==> flow/design.v <==
module alu_top(clk, a, b, op, out, carry_out, over_flow, zero);
input clk;
input [31:0] a, b;
input [2:0] op;
output reg [31:0] out;
output reg carry_out, over_flow, zero;
reg [31:0] a_r, b_r;
reg [2:0] op_r;
wire [31:0] alu_out;
wire alu_carry_out, alu_over_flow, alu_zero;
ALU alu_core(a_r, b_r, op_r, alu_out, alu_carry_out, alu_over_flow, alu_zero);
always @(posedge clk) begin
	a_r <= a;
	b_r <= b;
	op_r <= op;
	out <= alu_out;
	carry_out <= alu_carry_out;
	over_flow <= alu_over_flow;
	zero <= alu_zero;
end
endmodule

module xorgate(a, b, out);
output[31:0] out;
input wire[31:0] a, b;
generate  
genvar index;
for (index = 0; index<32; index = index + 1)
	begin: xorgen
		xor xor1(out[index], a[index], b[index]);
	end
endgenerate
endmodule
module andgate(a, b, out);
output[31:0] out;
input[31:0] a, b;
generate  
genvar index;
for (index = 0; index<32; index = index + 1)
	begin: andgen
		and and1(out[index], a[index], b[index]);  
	end
endgenerate
endmodule
module orgate(a, b, out);
output[31:0] out;
input[31:0] a, b;
generate  
genvar index;
for (index = 0; index<32; index = index + 1)
	begin: orgen
		or or1(out[index], a[index], b[index]);
	end
endgenerate
endmodule
module adder(sum, carryout, a, b, carryin);
output sum, carryout;
input a, b, carryin;
xor sumbit(sum, a, b, carryin);
and bc(b_c, b, carryin);
and ac(a_c, a, carryin);
and ab(a_b, a, b);
or cout(carryout, b_c, a_c, a_b);
endmodule
module adder32Bit(addo, carryout, over_flow, A, B, carry_in);
output[31:0] addo;  
output carryout;  
output over_flow;  
input[31:0] A;  
input[31:0] B;  
input carry_in;
wire[31:0] carry_oarray;
adder adder_init (addo[0], carry_oarray[0], A[0], B[0], carry_in);
adder adder1 (addo[1], carry_oarray[1], A[1], B[1], carry_oarray[0]);
generate  
genvar index;
for (index = 2; index<32; index = index + 1)
	begin: add32b
	adder addergen (addo[index], carry_oarray[index], A[index], B[index], carry_oarray[index-1]);
	end
endgenerate
assign carryout = carry_oarray[31];
wire abxor, abcoutxor;
xor xor1(abxor, A[31], B[31]);
xor xor2(abcoutxor, carryout, abxor);
xor xor3(over_flow, addo[31], abcoutxor);
endmodule 
module slt(sum, overflow, slto);
input[31:0] sum;
input overflow;
output slto;
xor slt_xor(slto, sum[31], overflow);
endmodule
module structuralMultiplexer(out, mux_command, ando, oro, xoro, addo, slto);
output[31:0] out;
input[2:0] mux_command;  
input[31:0] ando;  
input[31:0] oro;  
input[31:0] xoro;  
input[31:0] addo;  
input slto;  
wire[2:0] inv_command;
wire[31:0] enableand, enableor, enablexor, enableadd;  
wire enableslt;  
not notCommand0(inv_command[0], mux_command[0]);  
not notCommand1(inv_command[1], mux_command[1]);
not notCommand2(inv_command[2], mux_command[2]);
and slt_and(enableslt, slto, inv_command[2], mux_command[1], inv_command[0]);
generate
genvar index;
for (index = 0; index<32; index = index + 1)
	begin: muxgen 
		and ando_and(enableand[index], ando[index], inv_command[2], mux_command[1], mux_command[0]);  
		and oro_and(enableor[index], oro[index], mux_command[2], inv_command[1], inv_command[0]);  
		and xoro_and(enablexor[index], xoro[index], inv_command[2], inv_command[1], mux_command[0]);  
		and addo_and(enableadd[index], addo[index], inv_command[2], inv_command[1], inv_command[0]);  
		or or1(out[index], enableand[index],  enableor[index], enablexor[index], enableadd[index], enableslt);  
	end
endgenerate
endmodule
module LUT(mux_command, a_inv, b_inv, carry_in, allow_overflow, addr);
output reg[2:0] mux_command;
output reg a_inv;
output reg b_inv;
output reg carry_in;
output reg allow_overflow;
input[2:0] addr;
always @ (addr) begin
	case(addr)
	3'd0: begin mux_command = 3'b000; a_inv = 0; b_inv = 0; carry_in = 0; allow_overflow = 1; end  
	3'd1: begin mux_command = 3'b000; a_inv = 0; b_inv = 1; carry_in = 1; allow_overflow = 1; end  
	3'd2: begin mux_command = 3'b001; a_inv = 0; b_inv = 0; carry_in = 0; allow_overflow = 1; end  
	3'd3: begin mux_command = 3'b010; a_inv = 0; b_inv = 1; carry_in = 1; allow_overflow = 0; end  
	3'd4: begin mux_command = 3'b011; a_inv = 0; b_inv = 0; carry_in = 0; allow_overflow = 1; end  
	3'd6: begin mux_command = 3'b011; a_inv = 1; b_inv = 1; carry_in = 0; allow_overflow = 1; end  
	3'd7: begin mux_command = 3'b100; a_inv = 0; b_inv = 0; carry_in = 0; allow_overflow = 1; end  
	3'd5: begin mux_command = 3'b100; a_inv = 1; b_inv = 1; carry_in = 0; allow_overflow = 1; end  
default: $display("Please check inputs");
endcase
end
endmodule
module ALU(a, b, addr, out, carry_out, over_flow, zero);
input[31:0] a, b;
input[2:0] addr;  
output[31:0] out;
output carry_out, over_flow, zero;
wire carry_in, b_inv;  
wire a_inv, allow_overflow;  
wire[2:0] mux_command;
wire[31:0] A, B;  
wire[31:0] addo, xoro, ando, oro;
wire slto;
LUT lookuptable(mux_command, a_inv, b_inv, carry_in, allow_overflow, addr);
generate
genvar index;
for (index = 0; index<32; index = index + 1)
	begin: abinv_gen
		xor a_invgen(A[index], a[index], a_inv);  
		xor b_invgen(B[index], b[index], b_inv);  
	end
endgenerate
andgate and_gate(A, B, ando);  
orgate or_gate(A, B, oro);  
xorgate xor_gate(A, B, xoro);  
adder32Bit add_gate(addo, carry_out, over_flow, A, B, carry_in);  
slt slt_gate(addo, over_flow, slto);
and allowoverflow_and(overflow, over_flow, allow_overflow);
structuralMultiplexer mux_structure(out, mux_command, ando, oro, xoro, addo, slto);
wire[31:0] equal;
generate  
genvar index1;
for (index1 = 0; index1 <32; index1 = index1+1)begin
                nor nor1(equal[index1], out[index1], 0);
end
endgenerate
and and1(zero, equal[0], equal[1], equal[2], equal[3],equal[4],equal[5],equal[6],equal[7],equal[8],equal[9],equal[10],equal[11],equal[12],equal[13],equal[14],equal[15],equal[16],equal[17],equal[18],equal[19],equal[20],equal[21],equal[22],equal[23],equal[24],equal[25],equal[26],equal[27],equal[28],equal[29],equal[30],equal[31]);
endmodule
[Reports on alu_top]
The steps from the RTL of alu_top to its reports follow in flow order.
Lines are those of the file above, counted from 1.
Cell names lack the library's common part.
A cell with -- has no value.
Set-up
  top: alu_top
  clock: clk
  cell library: sky130hd
  library corner: tt_025C_1v80

[Word-level counts]
Yosys after proc, flatten, opt, wreduce and memory -nomap, before mapping. Enables and synchronous resets that opt folds into registers are not counted as muxes. Memory bits, and registers merged into a memory's read port (data or address), are not among the register bits. Print and check cells are not counted. Equal cells are merged and count once.
Yosys's memory passes give these memory sizes; they may raise the number of words (mostly to a power of two), join words into wider ones and drop unused or constant bits.
Word-level totals
  register bits after elaboration: 99
  memory bits (read-only): 56
  clocked read ports x word width: 7
  memory cells: 1
  input port bits: 68
  output and inout port bits: 35
  cells after elaboration: 911
Memory list
  (no name shown): words 8, width 7, rd ports 1, write ports 0, line 129  | case(addr)
Operators by class
  bitwise operators: 904
Operators by type and width (number)
  bitwise AND 1 bit: 514
  bitwise OR 1 bit: 224
  XOR 1 bit: 131
  inverter 1 bit: 35

[Logic depth]
Yosys ltp: most cells in a row. Word level: on the elaborated netlist, between registers, memories and ports. Mapped: between sequential cells and ports; inverters and the memories' decode and read muxes count.
Depth
  word-level depth: 136
  ABC_AREA: 0
  mapped depth: 45
  depth with buffers taken out: 42

[After synthesis]
Yosys stat after the flow's synthesis: flattened, memories mapped to cells. It holds for the ABC_AREA given above (unset counts as 0); a run with the other value may have another netlist.
Mapped netlist
  cells in the netlist: 641
  synthesis area: 0.0061684 mm^2
  sequential area: 0.002102 mm^2
  flip-flops: 105
  buffer cells: 38
Cell types
  dfxtp_1: number 105, total area 2.1E+03 um^2
  ha_1: number 66, total area 825.792 um^2
  fa_1: number 33, total area 660.634 um^2
  xor2_1: number 64, total area 560.538 um^2
  inv_1: number 78, total area 292.781 um^2
  o21ai_0: number 45, total area 225.216 um^2
  nand2_1: number 55, total area 206.448 um^2
  nor2_1: number 32, total area 120.115 um^2
  mux4_2: number 5, total area 112.608 um^2
  a222oi_1: number 7, total area 70.067 um^2
  mux2_2: number 6, total area 67.565 um^2
  clkbuf_1: number 17, total area 63.811 um^2
  a22oi_1: number 8, total area 60.058 um^2
  nand2b_1: number 9, total area 56.304 um^2
  buf_2: number 9, total area 45.043 um^2
  nand3_1: number 8, total area 40.038 um^2
  buf_1: number 10, total area 37.536 um^2
  o21a_1: number 5, total area 37.536 um^2
Other cell types: 42; their cells: 79.
By module: a second synthesis without flattening, with its own total; a netlist apart from the flattened one above.
Unflattened totals
  cells (unflattened synthesis): 534
  area total of the unflattened synthesis: 0.0057555 mm^2
Rows give one instance, submodules left out.
Modules
  alu_top: instances 1, cells 102, area 0.002042 mm^2, seq. area 0.002042 mm^2
  structuralMultiplexer: instances 1, cells 203, area 0.0014764 mm^2, seq. area 0 mm^2
  ALU: instances 1, cells 83, area 0.0007757 mm^2, seq. area 0 mm^2
  adder: instances 32, cells 1, area 0.00002 mm^2, seq. area 0 mm^2
  xorgate: instances 1, cells 32, area 0.0002803 mm^2, seq. area 0 mm^2
  andgate: instances 1, cells 32, area 0.0002002 mm^2, seq. area 0 mm^2
  orgate: instances 1, cells 32, area 0.0002002 mm^2, seq. area 0 mm^2
  LUT: instances 1, cells 14, area 0.0001051 mm^2, seq. area 0 mm^2
  adder32Bit: instances 1, cells 3, area 0.0000263 mm^2, seq. area 0 mm^2
  slt: instances 1, cells 1, area 0.0000088 mm^2, seq. area 0 mm^2

[Timing after synthesis]
Source: OpenSTA report_checks on the synthesized netlist (no wires, ideal clock, input and output delay 20% of the period each), path of least setup slack; recovery checks are left aside. Register names are those of the netlist, which keeps one name where synthesis merged equal registers.
Timing path post-synthesis
  path kind: register -> register
  start: reg (name not given)
  end: reg zero
  period: 14.5 ns
  setup time: 0.061 ns
  launch time at the first pin: 0.000 ns
  arrival: 15.795 ns
  data required time: 14.439 ns
  path slack: -1.356 ns
  path delay: 15.856 ns
  stages on the path: 44
  path buffers: 2
  period reached after synthesis: 15.856 ns
"path delay" = arrival - input delay + setup time.
"stages on the path": output pins that drive a net of the path, with the launching flip-flop's if there is one; two outputs of one cell count as two.
"period reached after synthesis" = period - worst setup slack (recovery checks aside). The figure is calculated, with input and output delays left at 20% of the set period.
The rows between start and end are the longest chain of elaborated cells between them; the timing report does not say that the signal goes this way. Where chains are equally long, one stands for them.
A line is the first line of the expression or statement that the cell stems from. Yosys adds cells for indexed reads and writes and turns some case tables into memories.
On the way, post-synthesis
  path through: dfxtp_1 -> clkbuf_1 -> buf_1 -> xor2_1 -> inv_1 -> fa_1 -> fa_1 -> fa_1 -> fa_1 -> fa_1 -> fa_1 -> fa_1 -> fa_1 -> fa_1 -> fa_1 -> fa_1 -> fa_1 -> fa_1 -> [8 not listed] -> fa_1 -> fa_1 -> fa_1 -> fa_1 -> fa_1 -> fa_1 -> fa_1 -> fa_1 -> fa_1 -> inv_1 -> fa_1 -> inv_1 -> fa_1 -> mux4_2 -> o21ai_0 -> nand4_1 -> a2111o_1 -> and4bb_1
  cells in the longest elaborated chain: 136
  elaborated cells between the ends (all ways): 868
  classes of those cells: 868 x logic
RTL lines, path post-synthesis
  XOR 1 bit
  bitwise AND 1 bit
  bitwise OR 1 bit x2
  bitwise AND 1 bit
  bitwise OR 1 bit x2
  bitwise AND 1 bit
  bitwise OR 1 bit x2
  [84 not listed]
  bitwise AND 1 bit
  bitwise OR 1 bit x2
  XOR 1 bit x3
  bitwise AND 1 bit x3
  bitwise OR 1 bit
  inverter 1 bit
  bitwise AND 1 bit x31
  to (decl): line 6  | output reg carry_out, over_flow, zero;

[Path in the finished layout]
From the final timing report of stored run 1: the path of least setup slack in the routed layout; clock arrival at registers is part of the times.
Timing path post-layout
  path kind: register -> register
  start: reg (name not given)
  end: reg zero
  period: 21.7 ns
  setup time: 0.06 ns
  launch time at the first pin: 0.35 ns
  arrival: 17.12 ns
  data required time: 21.99 ns
  path slack: 4.87 ns
  stages on the path: 44
  path buffers: 1
The rows between start and end are the longest chain of elaborated cells between them; the timing report does not say that the signal goes this way. Where chains are equally long, one stands for them.
On the way, post-layout
  path through: dfxtp_1 -> buf_4 -> xor2_1 -> inv_1 -> fa_1 -> fa_1 -> fa_1 -> fa_1 -> fa_1 -> fa_1 -> fa_1 -> fa_1 -> fa_1 -> fa_1 -> fa_1 -> fa_1 -> fa_1 -> fa_1 -> [8 not listed] -> fa_1 -> fa_1 -> fa_1 -> fa_1 -> fa_1 -> fa_1 -> fa_1 -> fa_1 -> inv_1 -> fa_1 -> inv_1 -> fa_1 -> nand2b_1 -> nand2_1 -> a22oi_1 -> nand3_1 -> o41ai_1 -> and4bb_1
  cells in the longest elaborated chain: 136
  elaborated cells between the ends (all ways): 868
  classes of those cells: 868 x logic
RTL lines, path post-layout
  XOR 1 bit
  bitwise AND 1 bit
  bitwise OR 1 bit x2
  bitwise AND 1 bit
  bitwise OR 1 bit x2
  bitwise AND 1 bit
  bitwise OR 1 bit x2
  [84 not listed]
  bitwise AND 1 bit
  bitwise OR 1 bit x2
  XOR 1 bit x3
  bitwise AND 1 bit x3
  bitwise OR 1 bit
  inverter 1 bit
  bitwise AND 1 bit x31
  to (decl): line 6  | output reg carry_out, over_flow, zero;

alu_top through Yosys and OpenROAD on sky130hd: 3 stored runs, unordered, with their settings and measured results. The constraints put input and output delay at 20% of the set period each and load the outputs with 0.01 pF.
"achieved clock period" means the clock period less the worst setup slack. The figure is calculated, with input and output delays left at 20% of the set period.
"worst setup path time" = time allowed to the worst setup path (clock period - input delay - output delay, where it has them) - its slack; a late launch clock adds to it, a late capture clock takes from it.
"power" rests on the timing tool's default activity at the inputs, not on a simulated workload.

Stored run 1
==> flow/run.sh <==
#!/bin/bash
# the make line also repeats the synthesis and layout settings of config.mk as NAME=value (left out here)
make -C /OpenROAD-flow-scripts/flow DESIGN_CONFIG=/design/flow/config.mk WORK_HOME=/design/flow/orfs CLKGATE_MAP_FILE= finish
==> flow/config.mk <==
export PLATFORM = sky130hd
export DESIGN_NAME = alu_top
export DESIGN_NICKNAME = alu_top
export VERILOG_FILES = /design/flow/design.v
export SDC_FILE = /design/flow/constraint.sdc
export NUM_CORES = 4
export LEC_CHECK = 0
export CAP_MARGIN = 20
export CORE_MARGIN = 2
export CORE_UTILIZATION = 40
export SLEW_MARGIN = 20
==> flow/constraint.sdc <==
create_clock -name core_clock -period 21.7 [get_ports {clk}]
set_input_delay 4.3400 -clock core_clock [delete_from_list [all_inputs] [get_ports {clk}]]
set_output_delay 4.3400 -clock core_clock [all_outputs]
set_load 0.01 [all_outputs]

==> results of stored run 1 <==
chip area after synthesis (Yosys): 0.0061684 mm^2
die area: 0.0164301 mm^2
standard-cell area of the final layout: 0.0076048 mm^2
utilization: 50.2%
worst setup slack after layout: 4.871 ns
total negative slack: 0.000 ns
worst hold slack: 0.892 ns
power: 0.0006687 W
achieved clock period: 16.829 ns
worst setup path time: 16.83 ns
worst setup path kind: register -> register

Stored run 2
==> flow/run.sh <==
#!/bin/bash
# the make line also repeats the synthesis and layout settings of config.mk as NAME=value (left out here)
make -C /OpenROAD-flow-scripts/flow DESIGN_CONFIG=/design/flow/config.mk WORK_HOME=/design/flow/orfs CLKGATE_MAP_FILE= finish
==> flow/config.mk <==
export PLATFORM = sky130hd
export DESIGN_NAME = alu_top
export DESIGN_NICKNAME = alu_top
export VERILOG_FILES = /design/flow/design.v
export SDC_FILE = /design/flow/constraint.sdc
export NUM_CORES = 4
export LEC_CHECK = 0
export ABC_AREA = 1
export CAP_MARGIN = 20
export CELL_PAD_IN_SITES_DETAIL_PLACEMENT = 1
export CELL_PAD_IN_SITES_GLOBAL_PLACEMENT = 2
export CORE_ASPECT_RATIO = 0.65
export CORE_MARGIN = 7
export CORE_UTILIZATION = 36
export CTS_CLUSTER_DIAMETER = 57
export CTS_CLUSTER_SIZE = 85
export GPL_ROUTABILITY_DRIVEN = 1
export HOLD_SLACK_MARGIN = 0.06
export MAX_ROUTING_LAYER = met4
export PLACE_DENSITY_LB_ADDON = 0.09
export SETUP_SLACK_MARGIN = 2.5
export SLEW_MARGIN = 5
export TNS_END_PERCENT = 50
==> flow/constraint.sdc <==
create_clock -name core_clock -period 14.1 [get_ports {clk}]
set_input_delay 2.8200 -clock core_clock [delete_from_list [all_inputs] [get_ports {clk}]]
set_output_delay 2.8200 -clock core_clock [all_outputs]
set_load 0.01 [all_outputs]

==> results of stored run 2 <==
chip area after synthesis (Yosys): 0.0059582 mm^2
die area: 0.0204327 mm^2
standard-cell area of the final layout: 0.0077875 mm^2
utilization: 48.6%
worst setup slack after layout: 1.158 ns
total negative slack: 0.000 ns
worst hold slack: 0.800 ns
power: 0.001038 W
achieved clock period: 12.942 ns
worst setup path time: 12.94 ns
worst setup path kind: register -> register

Stored run 3
==> flow/run.sh <==
#!/bin/bash
# the make line also repeats the synthesis and layout settings of config.mk as NAME=value (left out here)
make -C /OpenROAD-flow-scripts/flow DESIGN_CONFIG=/design/flow/config.mk WORK_HOME=/design/flow/orfs CLKGATE_MAP_FILE= finish
==> flow/config.mk <==
export PLATFORM = sky130hd
export DESIGN_NAME = alu_top
export DESIGN_NICKNAME = alu_top
export VERILOG_FILES = /design/flow/design.v
export SDC_FILE = /design/flow/constraint.sdc
export NUM_CORES = 4
export LEC_CHECK = 0
export CAP_MARGIN = 20
export CORE_MARGIN = 2
export CORE_UTILIZATION = 18
export SLEW_MARGIN = 20
==> flow/constraint.sdc <==
create_clock -name core_clock -period 14.2 [get_ports {clk}]
set_input_delay 2.8400 -clock core_clock [delete_from_list [all_inputs] [get_ports {clk}]]
set_output_delay 2.8400 -clock core_clock [all_outputs]
set_load 0.01 [all_outputs]

==> results of stored run 3 <==
chip area after synthesis (Yosys): 0.0061684 mm^2
die area: 0.0357664 mm^2
standard-cell area of the final layout: 0.0082391 mm^2
utilization: 24.5%
worst setup slack after layout: 0.414 ns
total negative slack: 0.000 ns
worst hold slack: 0.913 ns
power: 0.001074 W
achieved clock period: 13.786 ns
worst setup path time: 13.79 ns
worst setup path kind: register -> register
